==> flow/design.v <==
`timescale 1ns / 1ps
module vga(
	input logic clk,
	input logic reset,
	output logic hsync,
	output logic vsync,		
	output logic [9:0] hc,
	output logic [9:0] vc
	);
parameter hpixels = 800;  
parameter vlines = 521;   
parameter hpulse = 96; 	  
parameter vpulse = 2; 	  
parameter hbp = 144; 	  
parameter hfp = 784; 	  
parameter vbp = 31; 	  
parameter vfp = 511; 	  
always @( posedge clk )
begin
		if ( reset )
		begin
			hc <= 0;
			vc <= 0;
		end
		else
		if ( hc < hpixels - 1)
			hc <= hc + 1;
		else
		begin
			hc <= 0;
			if (vc < vlines - 1)
				vc <= vc + 1;
			else
				vc <= 0;
		end
	end
assign hsync = (hc < hpulse) ? 0:1;
assign vsync = (vc < vpulse) ? 0:1;
endmodule
module game(
    input logic clk,
    input logic [9:0] xpos,
    input logic [9:0] ypos,
    input logic rightmove,
    input logic leftmove,
    input logic reset,
    output logic [2:0] red,
    output logic [2:0] green,
    output logic [2:0] blue);
logic [8:0] paddlePosition;
logic [2:0] quadAr, quadBr;
always @(posedge clk)
begin
if ( reset == 1 )
paddlePosition = 280;
else if ( rightmove == 1 )
paddlePosition = paddlePosition + 3;
else if ( leftmove == 1 )
paddlePosition = paddlePosition - 3; 
end
logic [9:0] ballX;
logic [8:0] ballY;
logic ballXpos, ballYpos;
logic Xbounce, Ybounce;
wire endOfFrame = (xpos == 0 && ypos == 480);
integer b; 
always @(posedge clk) 
begin
 if (reset)
 begin
  ballX <= 0;
  ballY <= 0;
 end
 else if (endOfFrame) 
 begin 
  if (ballX == 0 && ballY == 0) 
  begin   
  ballX <= 25;
  ballY <= 280;  
  end
  else
   begin
   if (ballXpos ^ Xbounce) 
    ballX <= ballX + b;  
   else 
    ballX <= ballX - b;  
   if (ballYpos ^ Ybounce) 
    ballY <= ballY + b;   
   else
    ballY <= ballY - b;   
  end
 end 
end
logic [5:0] missTimer; 
logic brick_alive1;
logic brick_alive2;
logic brick_alive3;
logic brick_alive4;
logic brick_alive5;
logic brick_alive6;
logic brick_alive7;
logic brick_alive8;
logic brick_alive9; 
logic brick_alive10;
logic brick_alive11;
logic brick_alive12;
logic brick_alive13;
logic brick_alive14;
logic brick_alive15;
logic brick_alive16;
logic brick_alive17;
logic brick_alive18;
logic brick_alive19;
logic brick_alive20;
logic brick_alive21;
logic brick_alive22;
logic brick_alive23;
logic brick_alive24;
logic brick_alive25;
logic brick_alive26;
logic brick_alive27;
logic brick_alive28;
logic brick_alive29;
logic brick_alive30;
logic brick_alive31;
logic brick_alive32;
logic brick_alive33;
logic brick_alive34;
logic brick_alive35;
logic brick_alive36;
logic brick_alive37;
logic brick_alive38;  
logic brick_alive39;
logic brick_alive40;
logic brick_alive41;
logic brick_alive42;
logic brick_alive43;
logic brick_alive44;
logic brick_alive45; 
logic brick_alive46;
logic brick_alive47;
logic brick_alive48;
logic brick_alive49;
logic brick_alive50;
logic brick_alive51;
logic brick_alive52;
logic brick_alive53;
logic brick_alive54;
logic brick_alive55;
logic brick_alive56;
logic brick_alive57;
logic brick_alive58;
logic brick_alive59;
logic brick_alive60;
logic brick_alive61;
logic brick_alive62;
logic brick_alive63;
logic brick_alive64;
logic brick_alive65;
logic brick_alive66;
logic brick_alive67;
logic brick_alive68;
logic brick_alive69;
logic brick_alive70;
logic brick_alive71;
logic brick_alive72;
logic brick_alive73;
logic brick_alive74;
logic brick_alive75;
logic brick_alive76;
logic brick_alive77;
logic brick_alive78;
logic brick_alive79;
logic brick_alive80;
logic brick_alive81;
logic brick_alive82;
logic brick_alive83;
logic brick_alive84;
logic brick_alive85;
logic brick_alive86;
logic brick_alive87;
logic brick_alive88;
logic brick_alive89;
logic brick_alive90;
logic brick_alive91;
logic brick_alive92;
logic brick_alive93;
logic brick_alive94;
logic brick_alive95;
logic brick_alive96;
wire area = (xpos < 640 && ypos < 480);
wire top = (area && ypos <= 10);
wire bottom = (area && ypos >= 476);
wire left = (area && xpos <= 3);
wire right = (area && xpos >= 637);
wire border = (area && (left || right || top ));
wire brick1 = ((area && xpos >= 13 && xpos <=55 && ypos<=50 && ypos>=30)&& brick_alive1);
wire brick2 = ((area && xpos >= 65 && xpos <=107 && ypos<=50 && ypos>=30)&& brick_alive2);
wire brick3 = ((area && xpos >= 117 && xpos <=159 && ypos<=50 && ypos>=30)&& brick_alive3);
wire brick4 = ((area && xpos >= 169 && xpos <=211 && ypos<=50 && ypos>=30)&& brick_alive4);
wire brick5 = ((area && xpos >= 221 && xpos <=263 && ypos<=50 && ypos>=30)&& brick_alive5);
wire brick6 = ((area && xpos >= 273 && xpos <=315 && ypos<=50 && ypos>=30)&& brick_alive6);
wire brick7 = ((area && xpos >= 325 && xpos <=367 && ypos<=50 && ypos>=30)&& brick_alive7);
wire brick8 = ((area && xpos >= 377 && xpos <=419 && ypos<=50 && ypos>=30)&& brick_alive8);
wire brick9 = ((area && xpos >= 429 && xpos <=471 && ypos<=50 && ypos>=30)&& brick_alive9);
wire brick10 = ((area && xpos >= 481 && xpos <=523 && ypos<=50 && ypos>=30)&& brick_alive10);
wire brick11 = ((area && xpos >= 533 && xpos <=575 && ypos<=50 && ypos>=30)&& brick_alive11);
wire brick12 = ((area && xpos >= 585 && xpos <=627 && ypos<=50 && ypos>=30)&& brick_alive12);
wire brick13 = ((area && xpos >= 13 && xpos <=55 && ypos<=80 && ypos>=60)&& brick_alive13);
wire brick14 = ((area && xpos >= 65 && xpos <=107 && ypos<=80 && ypos>=60)&& brick_alive14);
wire brick15 = ((area && xpos >= 117 && xpos <=159 && ypos<=80 && ypos>=60)&& brick_alive15);
wire brick16 = ((area && xpos >= 169 && xpos <=211 && ypos<=80 && ypos>=60)&& brick_alive16);
wire brick17 = ((area && xpos >= 221 && xpos <=263 && ypos<=80 && ypos>=60)&& brick_alive17);
wire brick18 = ((area && xpos >= 273 && xpos <=315 && ypos<=80 && ypos>=60)&& brick_alive18);
wire brick19 = ((area && xpos >= 325 && xpos <=367 && ypos<=80 && ypos>=60)&& brick_alive19);
wire brick20 = ((area && xpos >= 377 && xpos <=419 && ypos<=80 && ypos>=60)&& brick_alive20);
wire brick21 = ((area && xpos >= 429 && xpos <=471 && ypos<=80 && ypos>=60)&& brick_alive21);
wire brick22 = ((area && xpos >= 481 && xpos <=523 && ypos<=80 && ypos>=60)&& brick_alive22);
wire brick23 = ((area && xpos >= 533 && xpos <=575 && ypos<=80 && ypos>=60)&& brick_alive23);
wire brick24 = ((area && xpos >= 585 && xpos <=627 && ypos<=80 && ypos>=60)&& brick_alive24);
wire brick25 = ((area && xpos >= 13 && xpos <=55 && ypos<=110 && ypos>=90)&& brick_alive25);
wire brick26 = ((area && xpos >= 65 && xpos <=107 && ypos<=110 && ypos>=90)&& brick_alive26);
wire brick27 = ((area && xpos >= 117 && xpos <=159 && ypos<=110 && ypos>=90)&& brick_alive27);
wire brick28 = ((area && xpos >= 169 && xpos <=211 && ypos<=110 && ypos>=90)&& brick_alive28);
wire brick29 = ((area && xpos >= 221 && xpos <=263 && ypos<=110 && ypos>=90)&& brick_alive29);
wire brick30 = ((area && xpos >= 273 && xpos <=315 && ypos<=110 && ypos>=90)&& brick_alive30);
wire brick31 = ((area && xpos >= 325 && xpos <=367 && ypos<=110 && ypos>=90)&& brick_alive31);
wire brick32 = ((area && xpos >= 377 && xpos <=419 && ypos<=110 && ypos>=90)&& brick_alive32);
wire brick33 = ((area && xpos >= 429 && xpos <=471 && ypos<=110 && ypos>=90)&& brick_alive33);
wire brick34 = ((area && xpos >= 481 && xpos <=523 && ypos<=110 && ypos>=90)&& brick_alive34);
wire brick35 = ((area && xpos >= 533 && xpos <=575 && ypos<=110 && ypos>=90)&& brick_alive35);
wire brick36 = ((area && xpos >= 585 && xpos <=627 && ypos<=110 && ypos>=90)&& brick_alive36);
wire brick37 = ((area && xpos >= 13 && xpos <=55 && ypos<=140 && ypos>=120)&& brick_alive37);
wire brick38 = ((area && xpos >= 65 && xpos <=107 && ypos<=140 && ypos>=120)&& brick_alive38);
wire brick39 = ((area && xpos >= 117 && xpos <=159 && ypos<=140 && ypos>=120)&& brick_alive39);
wire brick40 = ((area && xpos >= 169 && xpos <=211 && ypos<=140 && ypos>=120)&& brick_alive40);
wire brick41 = ((area && xpos >= 221 && xpos <=263 && ypos<=140 && ypos>=120)&& brick_alive41);
wire brick42 = ((area && xpos >= 273 && xpos <=315 && ypos<=140 && ypos>=120)&& brick_alive42);
wire brick43 = ((area && xpos >= 325 && xpos <=367 && ypos<=140 && ypos>=120)&& brick_alive43);
wire brick44 = ((area && xpos >= 377 && xpos <=419 && ypos<=140 && ypos>=120)&& brick_alive44);
wire brick45 = ((area && xpos >= 429 && xpos <=471 && ypos<=140 && ypos>=120)&& brick_alive45);
wire brick46 = ((area && xpos >= 481 && xpos <=523 && ypos<=140 && ypos>=120)&& brick_alive46);
wire brick47 = ((area && xpos >= 533 && xpos <=575 && ypos<=140 && ypos>=120)&& brick_alive47);
wire brick48 = ((area && xpos >= 585 && xpos <=627 && ypos<=140 && ypos>=120)&& brick_alive48);
wire brick49 = ((area && xpos >= 13 && xpos <=55 && ypos<=170 && ypos>=150)&& brick_alive49);
wire brick50 = ((area && xpos >= 65 && xpos <=107 && ypos<=170 && ypos>=150)&& brick_alive50);
wire brick51 = ((area && xpos >= 117 && xpos <=159 && ypos<=170 && ypos>=150)&& brick_alive51);
wire brick52 = ((area && xpos >= 169 && xpos <=211 && ypos<=170 && ypos>=150)&& brick_alive52);
wire brick53 = ((area && xpos >= 221 && xpos <=263 && ypos<=170 && ypos>=150)&& brick_alive53);
wire brick54 = ((area && xpos >= 273 && xpos <=315 && ypos<=170 && ypos>=150)&& brick_alive54);
wire brick55 = ((area && xpos >= 325 && xpos <=367 && ypos<=170 && ypos>=150)&& brick_alive55);
wire brick56 = ((area && xpos >= 377 && xpos <=419 && ypos<=170 && ypos>=150)&& brick_alive56);
wire brick57 = ((area && xpos >= 429 && xpos <=471 && ypos<=170 && ypos>=150)&& brick_alive57);
wire brick58 = ((area && xpos >= 481 && xpos <=523 && ypos<=170 && ypos>=150)&& brick_alive58);
wire brick59 = ((area && xpos >= 533 && xpos <=575 && ypos<=170 && ypos>=150)&& brick_alive59);
wire brick60 = ((area && xpos >= 585 && xpos <=627 && ypos<=170 && ypos>=150)&& brick_alive60);
wire brick61 = ((area && xpos >= 13 && xpos <=55 && ypos<=200 && ypos>=180)&& brick_alive61);
wire brick62 = ((area && xpos >= 65 && xpos <=107 && ypos<=200 && ypos>=180)&& brick_alive62);
wire brick63 = ((area && xpos >= 117 && xpos <=159 && ypos<=200 && ypos>=180)&& brick_alive63);
wire brick64 = ((area && xpos >= 169 && xpos <=211 && ypos<=200 && ypos>=180)&& brick_alive64);
wire brick65 = ((area && xpos >= 221 && xpos <=263 && ypos<=200 && ypos>=180)&& brick_alive65);
wire brick66 = ((area && xpos >= 273 && xpos <=315 && ypos<=200 && ypos>=180)&& brick_alive66);
wire brick67 = ((area && xpos >= 325 && xpos <=367 && ypos<=200 && ypos>=180)&& brick_alive67);
wire brick68 = ((area && xpos >= 377 && xpos <=419 && ypos<=200 && ypos>=180)&& brick_alive68);
wire brick69 = ((area && xpos >= 429 && xpos <=471 && ypos<=200 && ypos>=180)&& brick_alive69);
wire brick70 = ((area && xpos >= 481 && xpos <=523 && ypos<=200 && ypos>=180)&& brick_alive70);
wire brick71 = ((area && xpos >= 533 && xpos <=575 && ypos<=200 && ypos>=180)&& brick_alive71);
wire brick72 = ((area && xpos >= 585 && xpos <=627 && ypos<=200 && ypos>=180)&& brick_alive72);
wire brick73 = ((area && xpos >= 13 && xpos <=55 && ypos<=230 && ypos>=210)&& brick_alive73);
wire brick74 = ((area && xpos >= 65 && xpos <=107 && ypos<=230 && ypos>=210)&& brick_alive74);
wire brick75 = ((area && xpos >= 117 && xpos <=159 && ypos<=230 && ypos>=210)&& brick_alive75);
wire brick76 = ((area && xpos >= 169 && xpos <=211 && ypos<=230 && ypos>=210)&& brick_alive76);
wire brick77 = ((area && xpos >= 221 && xpos <=263 && ypos<=230 && ypos>=210)&& brick_alive77);
wire brick78 = ((area && xpos >= 273 && xpos <=315 && ypos<=230 && ypos>=210)&& brick_alive78);
wire brick79 = ((area && xpos >= 325 && xpos <=367 && ypos<=230 && ypos>=210)&& brick_alive79);
wire brick80 = ((area && xpos >= 377 && xpos <=419 && ypos<=230 && ypos>=210)&& brick_alive80);
wire brick81 = ((area && xpos >= 429 && xpos <=471 && ypos<=230 && ypos>=210)&& brick_alive81);
wire brick82 = ((area && xpos >= 481 && xpos <=523 && ypos<=230 && ypos>=210)&& brick_alive82);
wire brick83 = ((area && xpos >= 533 && xpos <=575 && ypos<=230 && ypos>=210)&& brick_alive83);
wire brick84 = ((area && xpos >= 585 && xpos <=627 && ypos<=230 && ypos>=210)&& brick_alive84);
wire brick85 = ((area && xpos >= 13 && xpos <=55 && ypos<=260 && ypos>=240)&& brick_alive85);
wire brick86 = ((area && xpos >= 65 && xpos <=107 && ypos<=260 && ypos>=240)&& brick_alive86);
wire brick87 = ((area && xpos >= 117 && xpos <=159 && ypos<=260 && ypos>=240)&& brick_alive87);
wire brick88 = ((area && xpos >= 169 && xpos <=211 && ypos<=260 && ypos>=240)&& brick_alive88);
wire brick89 = ((area && xpos >= 221 && xpos <=263 && ypos<=260 && ypos>=240)&& brick_alive89);
wire brick90 = ((area && xpos >= 273 && xpos <=315 && ypos<=260 && ypos>=240)&& brick_alive90);
wire brick91 = ((area && xpos >= 325 && xpos <=367 && ypos<=260 && ypos>=240)&& brick_alive91);
wire brick92 = ((area && xpos >= 377 && xpos <=419 && ypos<=260 && ypos>=240)&& brick_alive92);
wire brick93 = ((area && xpos >= 429 && xpos <=471 && ypos<=260 && ypos>=240)&& brick_alive93);
wire brick94 = ((area && xpos >= 481 && xpos <=523 && ypos<=260 && ypos>=240)&& brick_alive94);
wire brick95 = ((area && xpos >= 533 && xpos <=575 && ypos<=260 && ypos>=240)&& brick_alive95);
wire brick96 = ((area && xpos >= 585 && xpos <=627 && ypos<=260 && ypos>=240)&& brick_alive96);
integer a;
wire paddle = (xpos >= paddlePosition+4 && xpos <= paddlePosition+80+a && ypos >= 440 && ypos <= 447); 
wire ball = (xpos >= ballX && xpos <= ballX+5 && ypos >= ballY && ypos <= ballY+5); 
wire background = (area && !(border || paddle || ball));
wire missed = area && missTimer != 0;
wire reditems = (missed || border || paddle || ball || brick1 || brick2 || brick3 || brick4 || brick5 || brick6 || brick7 || brick8 
                                                 || brick9 || brick10 || brick11 || brick12 || brick13 || brick14 || brick15 || brick16 
                 || brick17 || brick18 || brick19 || brick20 || brick21 || brick22 || brick23 || brick24 
                 || brick73 || brick74 || brick75 || brick76 || brick77 || brick78 || brick79 || brick80 
                 || brick81 || brick82 || brick83 || brick84 || brick85 || brick86 || brick87 || brick88 
                 || brick89 || brick90 || brick91 || brick92 || brick93 || brick94 || brick95 || brick96);
wire greenitems = (missed ||  border || paddle ||ball || brick25 || brick26 || brick27 || brick28 || brick29 || brick32
                                  || brick33 || brick34 || brick35 || brick36 || brick37 || brick38 || brick39 || brick40 
                                  || brick41 || brick42 || brick43 || brick44 || brick45 || brick46 || brick47 || brick48 
                                  || brick49 || brick50 || brick51 || brick52 || brick53 || brick54 || brick55 || brick56 
                                  || brick57 || brick58 || brick59 || brick60 || brick61 || brick62 || brick63 || brick64 
                                  || brick65 || brick66 || brick67 || brick68 || brick69 || brick70 || brick71 || brick72 
                                  || brick73 || brick74 || brick75 || brick76 || brick77 || brick78 || brick79 || brick80 
                                  || brick81 || brick82 || brick83 || brick84 || brick85 || brick86 || brick87 || brick88 
                                  || brick89 || brick90 || brick91 || brick92 || brick93 || brick94 || brick95 || brick96);
wire blueitems = (missed ||  border || paddle || ball || brick25 || brick26 || brick27 || brick28 || brick29 || brick30 || brick31 || brick32 
                                                   || brick33 || brick34 || brick35 || brick36 || brick37 || brick38 || brick39 || brick40 
                                                 || brick41 || brick42 || brick43 || brick44 || brick45 || brick46 || brick47 || brick48);
wire red1 = reditems & 1;
wire green1 = greenitems & 1;
wire blue1 = blueitems & 1;
assign red  = { reditems,red1, red1};
assign green =  { greenitems, green1, green1 };
assign blue  =  { blueitems, blue1, blue1 };
always @(posedge clk)
begin
 if (reset)
  begin
  Xbounce <= 0;
  Ybounce <= 0;
  missTimer <= 0;
  ballXpos <= 1;
  ballYpos <= 1;
a = 4;
b = 3;
brick_alive1=1;
brick_alive2=1;
brick_alive3=1;
brick_alive4=1;
brick_alive5=1;
brick_alive6=1;
brick_alive7=1;
brick_alive8=1;
brick_alive9=1; 
brick_alive10=1;
brick_alive11=1;
brick_alive12=1;
brick_alive13=1;
brick_alive14=1;
brick_alive15=1;
brick_alive16=1;
brick_alive17=1;
brick_alive18=1;
brick_alive19=1;
brick_alive20=1;
brick_alive21=1;
brick_alive22=1;
brick_alive23=1;
brick_alive24=1;
brick_alive25=1;
brick_alive26=1;
brick_alive27=1;
brick_alive28=1;
brick_alive29=1;
brick_alive30=1;
brick_alive31=1;
brick_alive32=1;
brick_alive33=1;
brick_alive34=1;
brick_alive35=1;
brick_alive36=1;
brick_alive37=1;
brick_alive38=1;  
brick_alive39=1;
brick_alive40=1;
brick_alive41=1;
brick_alive42=1;
brick_alive43=1;
brick_alive44=1;
brick_alive45=1; 
brick_alive46=1;
brick_alive47=1;
brick_alive48=1;
brick_alive49=1;
brick_alive50=1;
brick_alive51=1;
brick_alive52=1;
brick_alive53=1;
brick_alive54=1;
brick_alive55=1;
brick_alive56=1;
brick_alive57=1;
brick_alive58=1;
brick_alive59=1;
brick_alive60=1;
brick_alive61=1;
brick_alive62=1;
brick_alive63=1;
brick_alive64=1;
brick_alive65=1;
brick_alive66=1;
brick_alive67=1;
brick_alive68=1;
brick_alive69=1;
brick_alive70=1;
brick_alive71=1;
brick_alive72=1;
brick_alive73=1;
brick_alive74=1;
brick_alive75=1;
brick_alive76=1;
brick_alive77=1;
brick_alive78=1;
brick_alive79=1;
brick_alive80=1;
brick_alive81=1;
brick_alive82=1;
brick_alive83=1;
brick_alive84=1;
brick_alive85=1;
brick_alive86=1;
brick_alive87=1;
brick_alive88=1;
brick_alive89=1;
brick_alive90=1;
brick_alive91=1;
brick_alive92=1;
brick_alive93=1;
brick_alive94=1;
brick_alive95=1;
brick_alive96=1;
  end
 else if (!endOfFrame)
  begin
  if (ball && (left || right))
   Xbounce <= 1;
  if (ball && (top || bottom || (paddle && ballYpos)))
   Ybounce <= 1;
  if (ball && bottom)
   missTimer <= 60; 
     if (ball && (area && xpos >= 13 && xpos <=55 && ypos<=50 && ypos>=30)) 
     brick_alive1 = 0;
     if (ball && (area && xpos >= 65 && xpos <=107 && ypos<=50 && ypos>=30)) 
     brick_alive2=0;
     if (ball&& (area && xpos >= 117 && xpos <=159 && ypos<=50 && ypos>=30))
     brick_alive3=0;
     if ( ball && (area && xpos >= 169 && xpos <=211 && ypos<=50 && ypos>=30)) 
    brick_alive4=0;
     if ( ball && (area && xpos >= 221 && xpos <=263 && ypos<=50 && ypos>=30)) 
    brick_alive5=0;
     if ( ball&& (area && xpos >= 273 && xpos <=315 && ypos<=50 && ypos>=30)) 
    brick_alive6=0;
     if (ball&& (area && xpos >= 325 && xpos <=367 && ypos<=50 && ypos>=30)) begin
    brick_alive7=0;
    end
     if ( ball&& (area && xpos >= 377 && xpos <=419 && ypos<=50 && ypos>=30)) begin
    brick_alive8=0;
    end
     if ( ball&& (area && xpos >= 429 && xpos <=471 && ypos<=50 && ypos>=30)) begin
    brick_alive9=0;
    end
     if ( ball && (area && xpos >= 481 && xpos <=523 && ypos<=50 && ypos>=30)) begin
    brick_alive10=0;
    end
     if ( ball && (area && xpos >= 533 && xpos <=575 && ypos<=50 && ypos>=30)) begin
    brick_alive11=0;
    end
     if ( ball && (area && xpos >= 585 && xpos <=627 && ypos<=50 && ypos>=30)) begin
    brick_alive12=0;
    end
     if (ball && (area && xpos >= 13 && xpos <=55 && ypos<=80 && ypos>=60))begin
     brick_alive13 = 0;
    end
     if (ball && (area && xpos >= 65 && xpos <=107 && ypos<=80 && ypos>=60)) begin
     brick_alive14=0;
    end
     if (ball&& (area && xpos >= 117 && xpos <=159 && ypos<=80 && ypos>=60))begin
     brick_alive15=0;
    end
     if ( ball && (area && xpos >= 169 && xpos <=211 && ypos<=80 && ypos>=60)) begin
    brick_alive16=0;
    end
     if ( ball && (area && xpos >= 221 && xpos <=263 && ypos<=80 && ypos>=60)) begin
    brick_alive17=0;
    end
     if ( ball&& (area && xpos >= 273 && xpos <=315 && ypos<=80 && ypos>=60)) begin
    brick_alive18=0;
    end
     if (ball&& (area && xpos >= 325 && xpos <=367 && ypos<=80 && ypos>=60)) begin
    brick_alive19=0;
    end
     if ( ball&& (area && xpos >= 377 && xpos <=419 && ypos<=80 && ypos>=60)) begin
    brick_alive20=0;
    end
     if ( ball&& (area && xpos >= 429 && xpos <=471 && ypos<=80 && ypos>=60)) begin
    brick_alive21=0;
    end
     if ( ball && (area && xpos >= 481 && xpos <=523 && ypos<=80 && ypos>=60)) begin
    brick_alive22=0;
    end
     if ( ball && (area && xpos >= 533 && xpos <=575 && ypos<=80 && ypos>=60)) begin
    brick_alive23=0;
    end
     if ( ball && (area && xpos >= 585 && xpos <=627 && ypos<=80 && ypos>=60)) begin
    brick_alive24=0;
    end
     if (ball && (area && xpos >= 13 && xpos <=55 && ypos<=110 && ypos>=90)) begin
     brick_alive25 = 0;
    end
     if (ball && (area && xpos >= 65 && xpos <=107 && ypos<=110 && ypos>=90)) begin
     brick_alive26=0;
    end
     if (ball&& (area && xpos >= 117 && xpos <=159 && ypos<=110 && ypos>=90))begin
     brick_alive27=0;
    end
     if ( ball && (area && xpos >= 169 && xpos <=211 && ypos<=110 && ypos>=90)) begin
    brick_alive28=0;
    end
     if ( ball && (area && xpos >= 221 && xpos <=263 && ypos<=110 && ypos>=90)) begin
    brick_alive29=0;
    end
     if ( ball&& (area && xpos >= 273 && xpos <=315 && ypos<=110 && ypos>=90)) begin
    brick_alive30=0;
    a=40;
    end
     if (ball&& (area && xpos >= 325 && xpos <=367 && ypos<=110 && ypos>=90)) begin
    brick_alive31=0;
    b=5;
    end
     if ( ball&& (area && xpos >= 377 && xpos <=419 && ypos<=110 && ypos>=90)) begin
    brick_alive32=0;
    end
     if ( ball&& (area && xpos >= 429 && xpos <=471 && ypos<=110 && ypos>=90)) begin
    brick_alive33=0;
    end
     if ( ball && (area && xpos >= 481 && xpos <=523 && ypos<=110 && ypos>=90)) begin
    brick_alive34=0;
    end
     if ( ball && (area && xpos >= 533 && xpos <=575 && ypos<=110 && ypos>=90)) begin
    brick_alive35=0;
    end
     if ( ball && (area && xpos >= 585 && xpos <=627 && ypos<=110 && ypos>=90)) begin
    brick_alive36=0;
    end
     if (ball && (area && xpos >= 13 && xpos <=55 && ypos<=140 && ypos>=120))begin
     brick_alive37 = 0;
    end
     if (ball && (area && xpos >= 65 && xpos <=107 && ypos<=140 && ypos>=120)) begin
     brick_alive38=0;
    end
     if (ball&& (area && xpos >= 117 && xpos <=159 && ypos<=140 && ypos>=120))begin
     brick_alive39=0;
    end
     if ( ball && (area && xpos >= 169 && xpos <=211 && ypos<=140 && ypos>=120)) begin
    brick_alive40=0;
    end
     if ( ball && (area && xpos >= 221 && xpos <=263 && ypos<=140 && ypos>=120)) begin
    brick_alive41=0;
    end
     if ( ball&& (area && xpos >= 273 && xpos <=315 && ypos<=140 && ypos>=120)) begin
    brick_alive42=0;
    end
     if (ball&& (area && xpos >= 325 && xpos <=367 && ypos<=140 && ypos>=120)) begin
    brick_alive43=0;
    end
     if ( ball&& (area && xpos >= 377 && xpos <=419 && ypos<=140 && ypos>=120)) begin
    brick_alive44=0;
    end
     if ( ball&& (area && xpos >= 429 && xpos <=471 && ypos<=140 && ypos>=120)) begin
    brick_alive45=0;
    end
     if ( ball && (area && xpos >= 481 && xpos <=523 && ypos<=140 && ypos>=120)) begin
    brick_alive46=0;
    end
     if ( ball && (area && xpos >= 533 && xpos <=575 && ypos<=140 && ypos>=120)) begin
    brick_alive47=0;
    end
     if ( ball && (area && xpos >= 585 && xpos <=627 && ypos<=140 && ypos>=120)) begin
    brick_alive48=0;
    end
     if (ball && (area && xpos >= 13 && xpos <=55 && ypos<=170 && ypos>=150)) begin
     brick_alive49 = 0;
    end
     if (ball && (area && xpos >= 65 && xpos <=107 && ypos<=170 && ypos>=150)) begin
     brick_alive50=0;
    end
     if (ball&& (area && xpos >= 117 && xpos <=159 && ypos<=170 && ypos>=150))begin
     brick_alive51=0;
    end
     if ( ball && (area && xpos >= 169 && xpos <=211 && ypos<=170 && ypos>=150)) begin
    brick_alive52=0;
    end
     if ( ball && (area && xpos >= 221 && xpos <=263 && ypos<=170 && ypos>=150)) begin
    brick_alive53=0;
    end
     if ( ball&& (area && xpos >= 273 && xpos <=315 && ypos<=170 && ypos>=150)) begin
    brick_alive54=0;
    end
     if (ball&& (area && xpos >= 325 && xpos <=367 && ypos<=170 && ypos>=150)) begin
    brick_alive55=0;
    end
     if ( ball&& (area && xpos >= 377 && xpos <=419 && ypos<=170 && ypos>=150)) begin
    brick_alive56=0;
    end
     if ( ball&& (area && xpos >= 429 && xpos <=471 && ypos<=170 && ypos>=150)) begin
    brick_alive57=0;
    end
     if ( ball && (area && xpos >= 481 && xpos <=523 && ypos<=170 && ypos>=150)) begin
    brick_alive58=0;
    end
     if ( ball && (area && xpos >= 533 && xpos <=575 && ypos<=170 && ypos>=150)) begin
    brick_alive59=0;
    end
     if ( ball && (area && xpos >= 585 && xpos <=627 && ypos<=170 && ypos>=150)) begin
    brick_alive60=0;
    end
     if (ball && (area && xpos >= 13 && xpos <=55 && ypos<=200 && ypos>=180)) begin
     brick_alive61 = 0;
    end
     if (ball && (area && xpos >= 65 && xpos <=107 && ypos<=200 && ypos>=180)) begin
     brick_alive62=0;
    end
     if (ball&& (area && xpos >= 117 && xpos <=159 && ypos<=200 && ypos>=180))begin
     brick_alive63=0;
    end
     if ( ball && (area && xpos >= 169 && xpos <=211 && ypos<=200 && ypos>=180)) begin
    brick_alive64=0;
    end
     if ( ball && (area && xpos >= 221 && xpos <=263 && ypos<=200 && ypos>=180)) begin
    brick_alive65=0;
    end
     if ( ball&& (area && xpos >= 273 && xpos <=315 && ypos<=200 && ypos>=180)) begin
    brick_alive66=0;
    end
     if (ball&& (area && xpos >= 325 && xpos <=367 && ypos<=200 && ypos>=180)) begin
    brick_alive67=0;
    end
     if ( ball&& (area && xpos >= 377 && xpos <=419 && ypos<=200 && ypos>=180)) begin
    brick_alive68=0;
    end
     if ( ball&& (area && xpos >= 429 && xpos <=471 && ypos<=200 && ypos>=180)) begin
    brick_alive69=0;   
    end
     if ( ball && (area && xpos >= 481 && xpos <=523 && ypos<=200 && ypos>=180)) begin
    brick_alive70=0;
    end
     if ( ball && (area && xpos >= 533 && xpos <=575 && ypos<=200 && ypos>=180)) begin
    brick_alive71=0;
    end
     if ( ball && (area && xpos >= 585 && xpos <=627 && ypos<=200 && ypos>=180)) begin
    brick_alive72=0;
    end
     if (ball && (area && xpos >= 13 && xpos <=55 && ypos<=230 && ypos>=210)) begin
     brick_alive73 =0;
    end
     if (ball && (area && xpos >= 65 && xpos <=107 && ypos<=230 && ypos>=210)) begin
     brick_alive74=0;
    end
     if (ball&& (area && xpos >= 117 && xpos <=159 && ypos<=230 && ypos>=210))begin
     brick_alive75=0;
    end
     if ( ball && (area && xpos >= 169 && xpos <=211 && ypos<=230 && ypos>=210)) begin
    brick_alive76=0;
    end
     if ( ball && (area && xpos >= 221 && xpos <=263 && ypos<=230 && ypos>=210)) begin
    brick_alive77=0;
    end
     if ( ball&& (area && xpos >= 273 && xpos <=315 && ypos<=230 && ypos>=210)) begin
    brick_alive78=0;
    end
     if (ball&& (area && xpos >= 325 && xpos <=367 && ypos<=230 && ypos>=210)) begin
    brick_alive79=0;
    end
     if ( ball&& (area && xpos >= 377 && xpos <=419 && ypos<=230 && ypos>=210)) begin
    brick_alive80=0;
    end
     if ( ball&& (area && xpos >= 429 && xpos <=471 && ypos<=230 && ypos>=210)) begin
    brick_alive81=0;
    end
     if ( ball && (area && xpos >= 481 && xpos <=523 && ypos<=230 && ypos>=210)) begin
    brick_alive82=0;
    end
     if ( ball && (area && xpos >= 533 && xpos <=575 && ypos<=230 && ypos>=210)) begin
    brick_alive83=0;
    end
     if ( ball && (area && xpos >= 585 && xpos <=627 && ypos<=230 && ypos>=210)) begin
    brick_alive84=0;
    end
     if (ball && (area && xpos >= 13 && xpos <=55 && ypos<=260 && ypos>=240)) begin
     brick_alive85 = 0;
    end
     if (ball && (area && xpos >= 65 && xpos <=107 && ypos<=260 && ypos>=240)) begin
     brick_alive86=0;
    end
     if (ball&& (area && xpos >= 117 && xpos <=159 && ypos<=260 && ypos>=240))begin
     brick_alive87=0;
    end
     if ( ball && (area && xpos >= 169 && xpos <=211 && ypos<=260 && ypos>=240)) begin
    brick_alive88=0;
    end
     if ( ball && (area && xpos >= 221 && xpos <=263 && ypos<=260 && ypos>=240)) begin
    brick_alive89=0;
    end
     if ( ball&& (area && xpos >= 273 && xpos <=315 && ypos<=260 && ypos>=240)) begin
    brick_alive90=0;
    end
     if (ball&& (area && xpos >= 325 && xpos <=367 && ypos<=260 && ypos>=240)) begin
    brick_alive91=0;
    end
     if ( ball&& (area && xpos >= 377 && xpos <=419 && ypos<=260 && ypos>=240)) begin
    brick_alive92=0;
    end
     if ( ball&& (area && xpos >= 429 && xpos <=471 && ypos<=260 && ypos>=240)) begin
    brick_alive93=0;
    end
     if ( ball && (area && xpos >= 481 && xpos <=523 && ypos<=260 && ypos>=240)) begin
    brick_alive94=0;
    end
     if ( ball && (area && xpos >= 533 && xpos <=575 && ypos<=260 && ypos>=240)) begin
    brick_alive95=0;
    end
     if ( ball && (area && xpos >= 585 && xpos <=627 && ypos<=260 && ypos>=240)) begin
    brick_alive96=0;
    end    
 end
  else 
  begin
  if (ballX == 0 && ballY == 0)
   begin 
   ballXpos <= 1;
   ballYpos <= 1;
   Xbounce <= 0;
   Ybounce <= 0;
  end 
  else 
  begin
   if (Xbounce)
    ballXpos <= ~ballXpos;
   if (Ybounce)
    ballYpos <= ~ballYpos;   
   Xbounce <= 0; 
   Ybounce <= 0; 
   if (missTimer != 0)
    missTimer <= missTimer - 1;
  end
 end
end  
endmodule
module breakout(
    input logic clk,
    input logic right,
    input logic left,
    input logic reset,
    output logic [2:0] red,
    output logic [2:0] green,
    output logic [2:0] blue,
    output logic hsync,
    output logic vsync
    );
logic [9:0] xpos;
logic [9:0] ypos;
vga signal_generator_inst(clk, reset, hsync, vsync, xpos, ypos);
game game_inst(clk, xpos, ypos, right, left, reset, red, green, blue);                                                                  
endmodule
; From RTL to reports: breakout
; Tool output for the design above before and after an edit, in the order of the flow.
; "before" refers to lines of the RTL above, "after" to lines of the edited file.
; "delta": "after" minus "before" as printed here.
; Cell names lack the library's common part.
; The mark - stands for no value.
[inputs]
top_module = breakout
clock = clk
cell_library = sky130hd
pvt_corner = tt_025C_1v80

; Edit of the RTL
; The edit as a unified diff against the file above.
; This change comes from a script, not from a designer. The edited design behaves differently; no optimisation was intended.
; begin of diff
@@ -52,7 +52,5 @@
 always @(posedge clk)
 begin
-if ( reset == 1 )
-paddlePosition = 280;
-else if ( rightmove == 1 )
+if ( rightmove == 1 )
 paddlePosition = paddlePosition + 3;
 else if ( leftmove == 1 )
; end of diff

; After elaboration
; Counts by Yosys on the flattened word-level netlist (proc, flatten, opt, wreduce; memories kept). Register bits leave out memories and registers merged into their read ports (data or address). Print and check cells are left out. Cells with the same type and inputs are merged into one.
[word_totals]
columns = element, before, after, delta
row1 = reg_bits, 158, 158, 0
row2 = output_inout_bits, 11, 11, 0
row3 = input_bits, 4, 4, 0
[op_classes]
columns = element, before, after, delta
row1 = compare, 58, 58, 0
row2 = n_mux, 17, 17, 0
row3 = n_reduce_logical, 680, 680, 0
row4 = n_eq, 3, 3, 0
row5 = n_addsub, 14, 14, 0
row6 = bitwise, 6, 6, 0
[ops]
columns = op, before, after, delta
row1 = 1-bit logical AND, 427, 427, 0
row2 = 1-bit logical OR, 144, 144, 0
row3 = 2-bit AND reduction, 98, 98, 0
row4 = 10-bit by 9-bit greater-or-equal comparator with 1-bit output with constant B, 7, 7, 0
row5 = 10-bit by 9-bit <= comparator with 1-bit output with constant B, 7, 7, 0
row6 = 10-bit by 8-bit greater-or-equal comparator with 1-bit output with constant B, 6, 6, 0
row7 = 10-bit by 8-bit <= comparator with 1-bit output with constant B, 6, 6, 0
row8 = 1-bit two-way mux, 6, 6, 0
row9 = 10-bit by 7-bit greater-or-equal comparator with 1-bit output with constant B, 4, 4, 0
row10 = 6-bit two-way mux, 4, 4, 0
row11 = 9-bit two-way mux, 4, 4, 0
row12 = 1-bit NOT, 4, 4, 0
row13 = 2-bit nonzero test, 4, 4, 0
row14 = 10-bit greater-or-equal comparator with constant B, 3, 3, 0
row15 = 10-bit <= comparator with constant B, 3, 3, 0
row16 = 10-bit by 32-bit <= comparator with 1-bit output, 3, 3, 0
row17 = 10-bit by 7-bit <= comparator with 1-bit output with constant B, 3, 3, 0
row18 = 10-bit < comparator with constant B, 3, 3, 0
row19 = 10-bit two-way mux, 3, 3, 0
row20 = 10-bit by 1-bit adder with 10-bit output with constant B, 2, 2, 0
row21 = 9-bit by 3-bit adder with 10-bit output with constant B, 2, 2, 0
row22 = 10-bit by 6-bit <= comparator with 1-bit output with constant B, 2, 2, 0
row23 = 10-bit logical NOT, 2, 2, 0
row24 = 2-bit inequality test with constant B, 2, 2, 0
row25 = 2-bit OR reduction, 2, 2, 0
row26 = 1-bit XOR, 2, 2, 0
row27 = 10-bit by 3-bit adder with 10-bit output, 1, 1, 0
row28 = 10-bit by 3-bit adder with 11-bit output with constant B, 1, 1, 0
; Not every row of either side is listed.

; Logic depth
; Depth = most cells in a row (Yosys ltp): at word level without a register or memory, in the mapped netlist without a sequential cell, where the memories' decode and read muxes count.
[logic_depth]
columns = element, before, after, delta
row1 = depth_word, 79, 79, 0
row2 = abc_area, 0, 0, -
row3 = ltp_mapped, 16, 16, 0
row4 = depth_no_buf, 15, 15, 0

; Netlist
; Source: synth_stat.txt of the flow (Yosys; design flattened, memories mapped). It holds for the ABC_AREA given above (unset counts as 0); a run with the other value may have another netlist.
[types]
columns = cell, before, after, delta
row1 = nand2_1, 109, 157, 48
row2 = a21o_1, 63, 106, 43
row3 = nand2b_1, 51, 11, -40
row4 = clkbuf_1, 25, 59, 34
row5 = nor2_1, 82, 57, -25
row6 = o21ai_0, 66, 41, -25
row7 = buf_2, 20, 4, -16
row8 = nand3_1, 39, 29, -10
row9 = dfxtp_1, 156, 147, -9
row10 = buf_4, 18, 9, -9
row11 = edfxtp_1, 0, 9, 9
row12 = o22ai_1, 12, 4, -8
row13 = a211o_1, 11, 3, -8
row14 = a22oi_1, 17, 10, -7
row15 = a21oi_1, 57, 51, -6
row16 = xor2_1, 29, 23, -6
row17 = and3_1, 10, 5, -5
row18 = xnor2_1, 43, 47, 4
; Not every row of either side is listed.
[mapped]
columns = element, before, after, delta
row1 = cell_count, 1189, 1148, -41
row2 = yosys_area_um2, 10054.6, 9778.1, -276.5
row3 = flip_flops, 156, 156, 0
; The figures by module come from a second, unflattened synthesis with its own total; it is not the netlist above.
[unflattened]
columns = element, before, after, delta
row1 = hier_cells, 1197, 1180, -17
row2 = area_unflattened_um2, 9882.0, 9899.5, 17.5
; Rows give one instance, submodules left out.
[by_module_before]
columns = mod, mod_seq_area_um2, area_um2, n_cells, n_inst
row1 = game, 2722.6, 8976.1, 1092, 1
row2 = vga, 400.4, 905.9, 105, 1
row3 = breakout, 0.0, 0.0, 0, 1
[by_module_after]
columns = mod, mod_seq_area_um2, area_um2, n_cells, n_inst
row1 = game, 2812.7, 8993.6, 1075, 1
row2 = vga, 400.4, 905.9, 105, 1
row3 = breakout, 0.0, 0.0, 0, 1

; Path before layout
; OpenSTA on the mapped netlist: ideal clock, no wires. The path of least setup slack (recovery checks aside). Input and output delay are each 20% of the period. Register names are those of the netlist, which keeps one name where synthesis merged equal registers.
[synth_path]
columns = element, before, after, delta
row1 = kind, reg-to-output, reg-to-output, -
row2 = startpoint, reg game_inst.paddlePosition[2], reg game_inst.ballX[2], -
row3 = endpoint, out green[0], out red[0], -
row4 = path_buffers, 1, 3, 2
row5 = t_first_pin_ns, 0.000, 0.000, 0.000
row6 = path_slack_ns, 3.211, 3.380, 0.169
row7 = path_delay_ns, 3.189, 3.020, -0.169
row8 = out_delay_ns, 1.600, 1.600, 0.000
row9 = driving_pins, 16, 17, 1
row10 = required_ns, 6.400, 6.400, 0.000
row11 = t_arrival_ns, 3.189, 3.020, -0.169
row12 = period_ns, 8.0, 8.0, 0.0
row13 = synth_period_reached_ns, 4.789, 4.62, -0.169
; "path_delay_ns" is the arrival time less input delay plus setup time.
; At an output port there is no setup time.
; "driving_pins" counts driving pins, that of a launching flip-flop among them; a cell with two outputs on the path counts twice.
; "synth_period_reached_ns" = period - worst setup slack (recovery checks aside). The figure is calculated, with input and output delays left at 20% of the set period.
; Between the ends stands the longest chain of elaborated cells between them, by number of cells; it is not shown to be the way that was timed. Of several equally long chains one is given.
; A line is the first line of the expression or statement that the cell stems from. Yosys adds cells for indexed reads and writes and turns some case tables into memories.
; A register here has more assigning lines than the two given.
[synth_via_before]
path_cell_list = dfxtp_1 -> ha_1 -> fa_1 -> nor2_1 -> nor2_1 -> o31ai_1 -> xor2_1 -> ha_1 -> nand3_1 -> a211o_1 -> a221oi_1 -> a2111oi_0 -> a211oi_1 -> nor4b_2 -> nand4_1 -> buf_4
elab_chain_len = 78
cells_between = 80
[synth_lines_before]
columns = element, line_no
row1 = start: declaration, 50  ; logic [8:0] paddlePosition;
row2 = start: assignment, 57  ; paddlePosition = paddlePosition + 3;
row3 = start: assignment, 59  ; paddlePosition = paddlePosition - 3;
row4 = 9-bit by 7-bit adder with 10-bit output, 294  ; wire paddle = (xpos >= paddlePosition+4 && xpos <= paddlePosition+80+a && ypos >= 440 && ypos <= 447);
row5 = 10-bit by 6-bit adder with 11-bit output, 294
row6 = 10-bit by 32-bit <= comparator with 1-bit output, 294
row7 = 1-bit logical AND (3 in a row), 294
row8 = 1-bit logical OR (72 in a row), 304  ; wire greenitems = (missed ||  border || paddle ||ball || brick25 || brick26 || brick27 || brick28 || brick29 | ...
row9 = end: declaration, 752  ; output logic [2:0] green,
[synth_via_after]
path_cell_list = dfxtp_1 -> clkbuf_1 -> a21oi_1 -> nor3_1 -> nand3_1 -> xnor2_1 -> ha_1 -> nand2_1 -> or2_2 -> a21oi_1 -> o21ai_0 -> o2111ai_1 -> clkbuf_1 -> o211ai_1 -> nor3_1 -> o211ai_1 -> buf_4
elab_chain_len = 54
cells_between = 55
[synth_lines_after]
columns = element, line_no
row1 = start: declaration, 59  ; logic [9:0] ballX;
row2 = start: assignment, 82  ; ballX <= ballX + b;
row3 = start: assignment, 84  ; ballX <= ballX - b;
row4 = 10-bit by 3-bit adder with 11-bit output, 293  ; wire ball = (xpos >= ballX && xpos <= ballX+5 && ypos >= ballY && ypos <= ballY+5);
row5 = 10-bit by 32-bit <= comparator with 1-bit output, 293
row6 = 1-bit logical AND (3 in a row), 293
row7 = 1-bit logical OR (49 in a row), 296  ; wire reditems = (missed || border || paddle || ball || brick1 || brick2 || brick3 || brick4 || brick5 || brick ...
row8 = end: declaration, 749  ; output logic [2:0] red,

; Timing after layout
; From the final timing report of each run of set A: the path of least setup slack in the routed layout; clock arrival at registers is part of the times.
[layout_path]
columns = element, before, after, delta
row1 = kind, reg-to-output, reg-to-output, -
row2 = startpoint, reg game_inst.paddlePosition[2], reg game_inst.ballY[5], -
row3 = endpoint, out blue[2], out red[1], -
row4 = path_slack_ns, 1.62, 1.49, -0.13
row5 = t_arrival_ns, 4.78, 4.91, 0.13
row6 = required_ns, 6.40, 6.40, 0.00
row7 = driving_pins, 17, 13, -4
row8 = period_ns, 8.0, 8.0, 0.0
row9 = path_buffers, 1, 1, 0
row10 = t_first_pin_ns, 0.43, 0.43, 0.00
row11 = out_delay_ns, 1.60, 1.60, 0.00
; Between the ends stands the longest chain of elaborated cells between them, by number of cells; it is not shown to be the way that was timed. Of several equally long chains one is given.
; A register here has more assigning lines than the two given.
[layout_via_before]
path_cell_list = dfxtp_1 -> ha_1 -> fa_1 -> nor2_1 -> nor2_1 -> o31ai_1 -> xor2_1 -> ha_1 -> nand3_1 -> o22ai_1 -> nor3_1 -> a221oi_1 -> a2111oi_0 -> a211oi_1 -> nor4b_2 -> o21ai_1 -> clkdlybuf4s50_1
elab_chain_len = 32
cells_between = 34
[layout_lines_before]
columns = element, line_no
row1 = start: declaration, 50  ; logic [8:0] paddlePosition;
row2 = start: assignment, 57  ; paddlePosition = paddlePosition + 3;
row3 = start: assignment, 59  ; paddlePosition = paddlePosition - 3;
row4 = 9-bit by 7-bit adder with 10-bit output, 294  ; wire paddle = (xpos >= paddlePosition+4 && xpos <= paddlePosition+80+a && ypos >= 440 && ypos <= 447);
row5 = 10-bit by 6-bit adder with 11-bit output, 294
row6 = 10-bit by 32-bit <= comparator with 1-bit output, 294
row7 = 1-bit logical AND (3 in a row), 294
row8 = 1-bit logical OR (26 in a row), 313  ; wire blueitems = (missed ||  border || paddle || ball || brick25 || brick26 || brick27 || brick28 || brick29 | ...
row9 = end: declaration, 753  ; output logic [2:0] blue,
[layout_via_after]
path_cell_list = dfxtp_1 -> nand4_1 -> nor2_1 -> nand3_1 -> ha_1 -> a211oi_1 -> o21ai_0 -> o311ai_0 -> o2111ai_1 -> o211ai_1 -> nor3_1 -> o211ai_1 -> clkdlybuf4s50_1
elab_chain_len = 52
cells_between = 54
[layout_lines_after]
columns = element, line_no
row1 = start: declaration, 60  ; logic [8:0] ballY;
row2 = start: assignment, 86  ; ballY <= ballY + b;
row3 = start: assignment, 88  ; ballY <= ballY - b;
row4 = 9-bit by 3-bit adder with 10-bit output, 293  ; wire ball = (xpos >= ballX && xpos <= ballX+5 && ypos >= ballY && ypos <= ballY+5);
row5 = 10-bit by 32-bit <= comparator with 1-bit output, 293
row6 = 1-bit logical AND, 293
row7 = 1-bit logical OR (49 in a row), 296  ; wire reditems = (missed || border || paddle || ball || brick1 || brick2 || brick3 || brick4 || brick5 || brick ...
row8 = end: declaration, 749  ; output logic [2:0] red,

; Measured runs
; Runs of the flow (Yosys, OpenROAD) on both versions; the two runs of a pair have the same settings. The constraints put input and output delay at 20% of the set period each and load the outputs with 0.01 pF.
[settings_set_A]
CORE_UTILIZATION = 40
period_ns = 8.0
CAP_MARGIN = 20
CORE_MARGIN = 2
SLEW_MARGIN = 20
[measured_set_A]
columns = element, before, after, delta
row1 = worst_setup_slack_ns, 1.615, 1.491, -0.124
row2 = util_pct, 43.8, 44.7, 0.9
row3 = design.die.area_um2, 26420.9, 25712.1, -708.8
row4 = finalCellArea_um2, 10935.5, 10819.1, -116.4
row5 = synth_area_um2, 10054.6, 9778.1, -276.5
row6 = total_power_uw, 1890, 2082, 192
row7 = timing.hold.ws_ns, 0.455, 0.455, 0.000
row8 = achieved_period_ns, 6.385, 6.509, 0.124
row9 = tns_setup_ns, 0.000, 0.000, 0.000
[settings_set_B]
CORE_ASPECT_RATIO = 0.66
CORE_MARGIN = 5
CORE_UTILIZATION = 58
GPL_TIMING_DRIVEN = 1
SETUP_SLACK_MARGIN = 0.72
period_ns = 6.11
CAP_MARGIN = 20
SLEW_MARGIN = 20
[measured_set_B]
columns = element, before, after, delta
row1 = worst_setup_slack_ns, 0.875, 0.810, -0.065
row2 = util_pct, 62.9, 65.5, 2.6
row3 = design.die.area_um2, 20126.2, 19612.2, -514.0
row4 = finalCellArea_um2, 10806.6, 10804.1, -2.5
row5 = synth_area_um2, 10054.6, 9778.1, -276.5
row6 = total_power_uw, 2419, 2808, 389
row7 = timing.hold.ws_ns, 0.454, 0.455, 0.001
row8 = achieved_period_ns, 5.235, 5.300, 0.065
row9 = tns_setup_ns, 0.000, 0.000, 0.000
; "achieved_period_ns": clock period set for the run, less the worst setup slack. It is reckoned from that one timing run; input and output delays stay at 20% of the period that was set.
; "total_power_uw" rests on the timing tool's default activity at the inputs, not on a simulated workload.
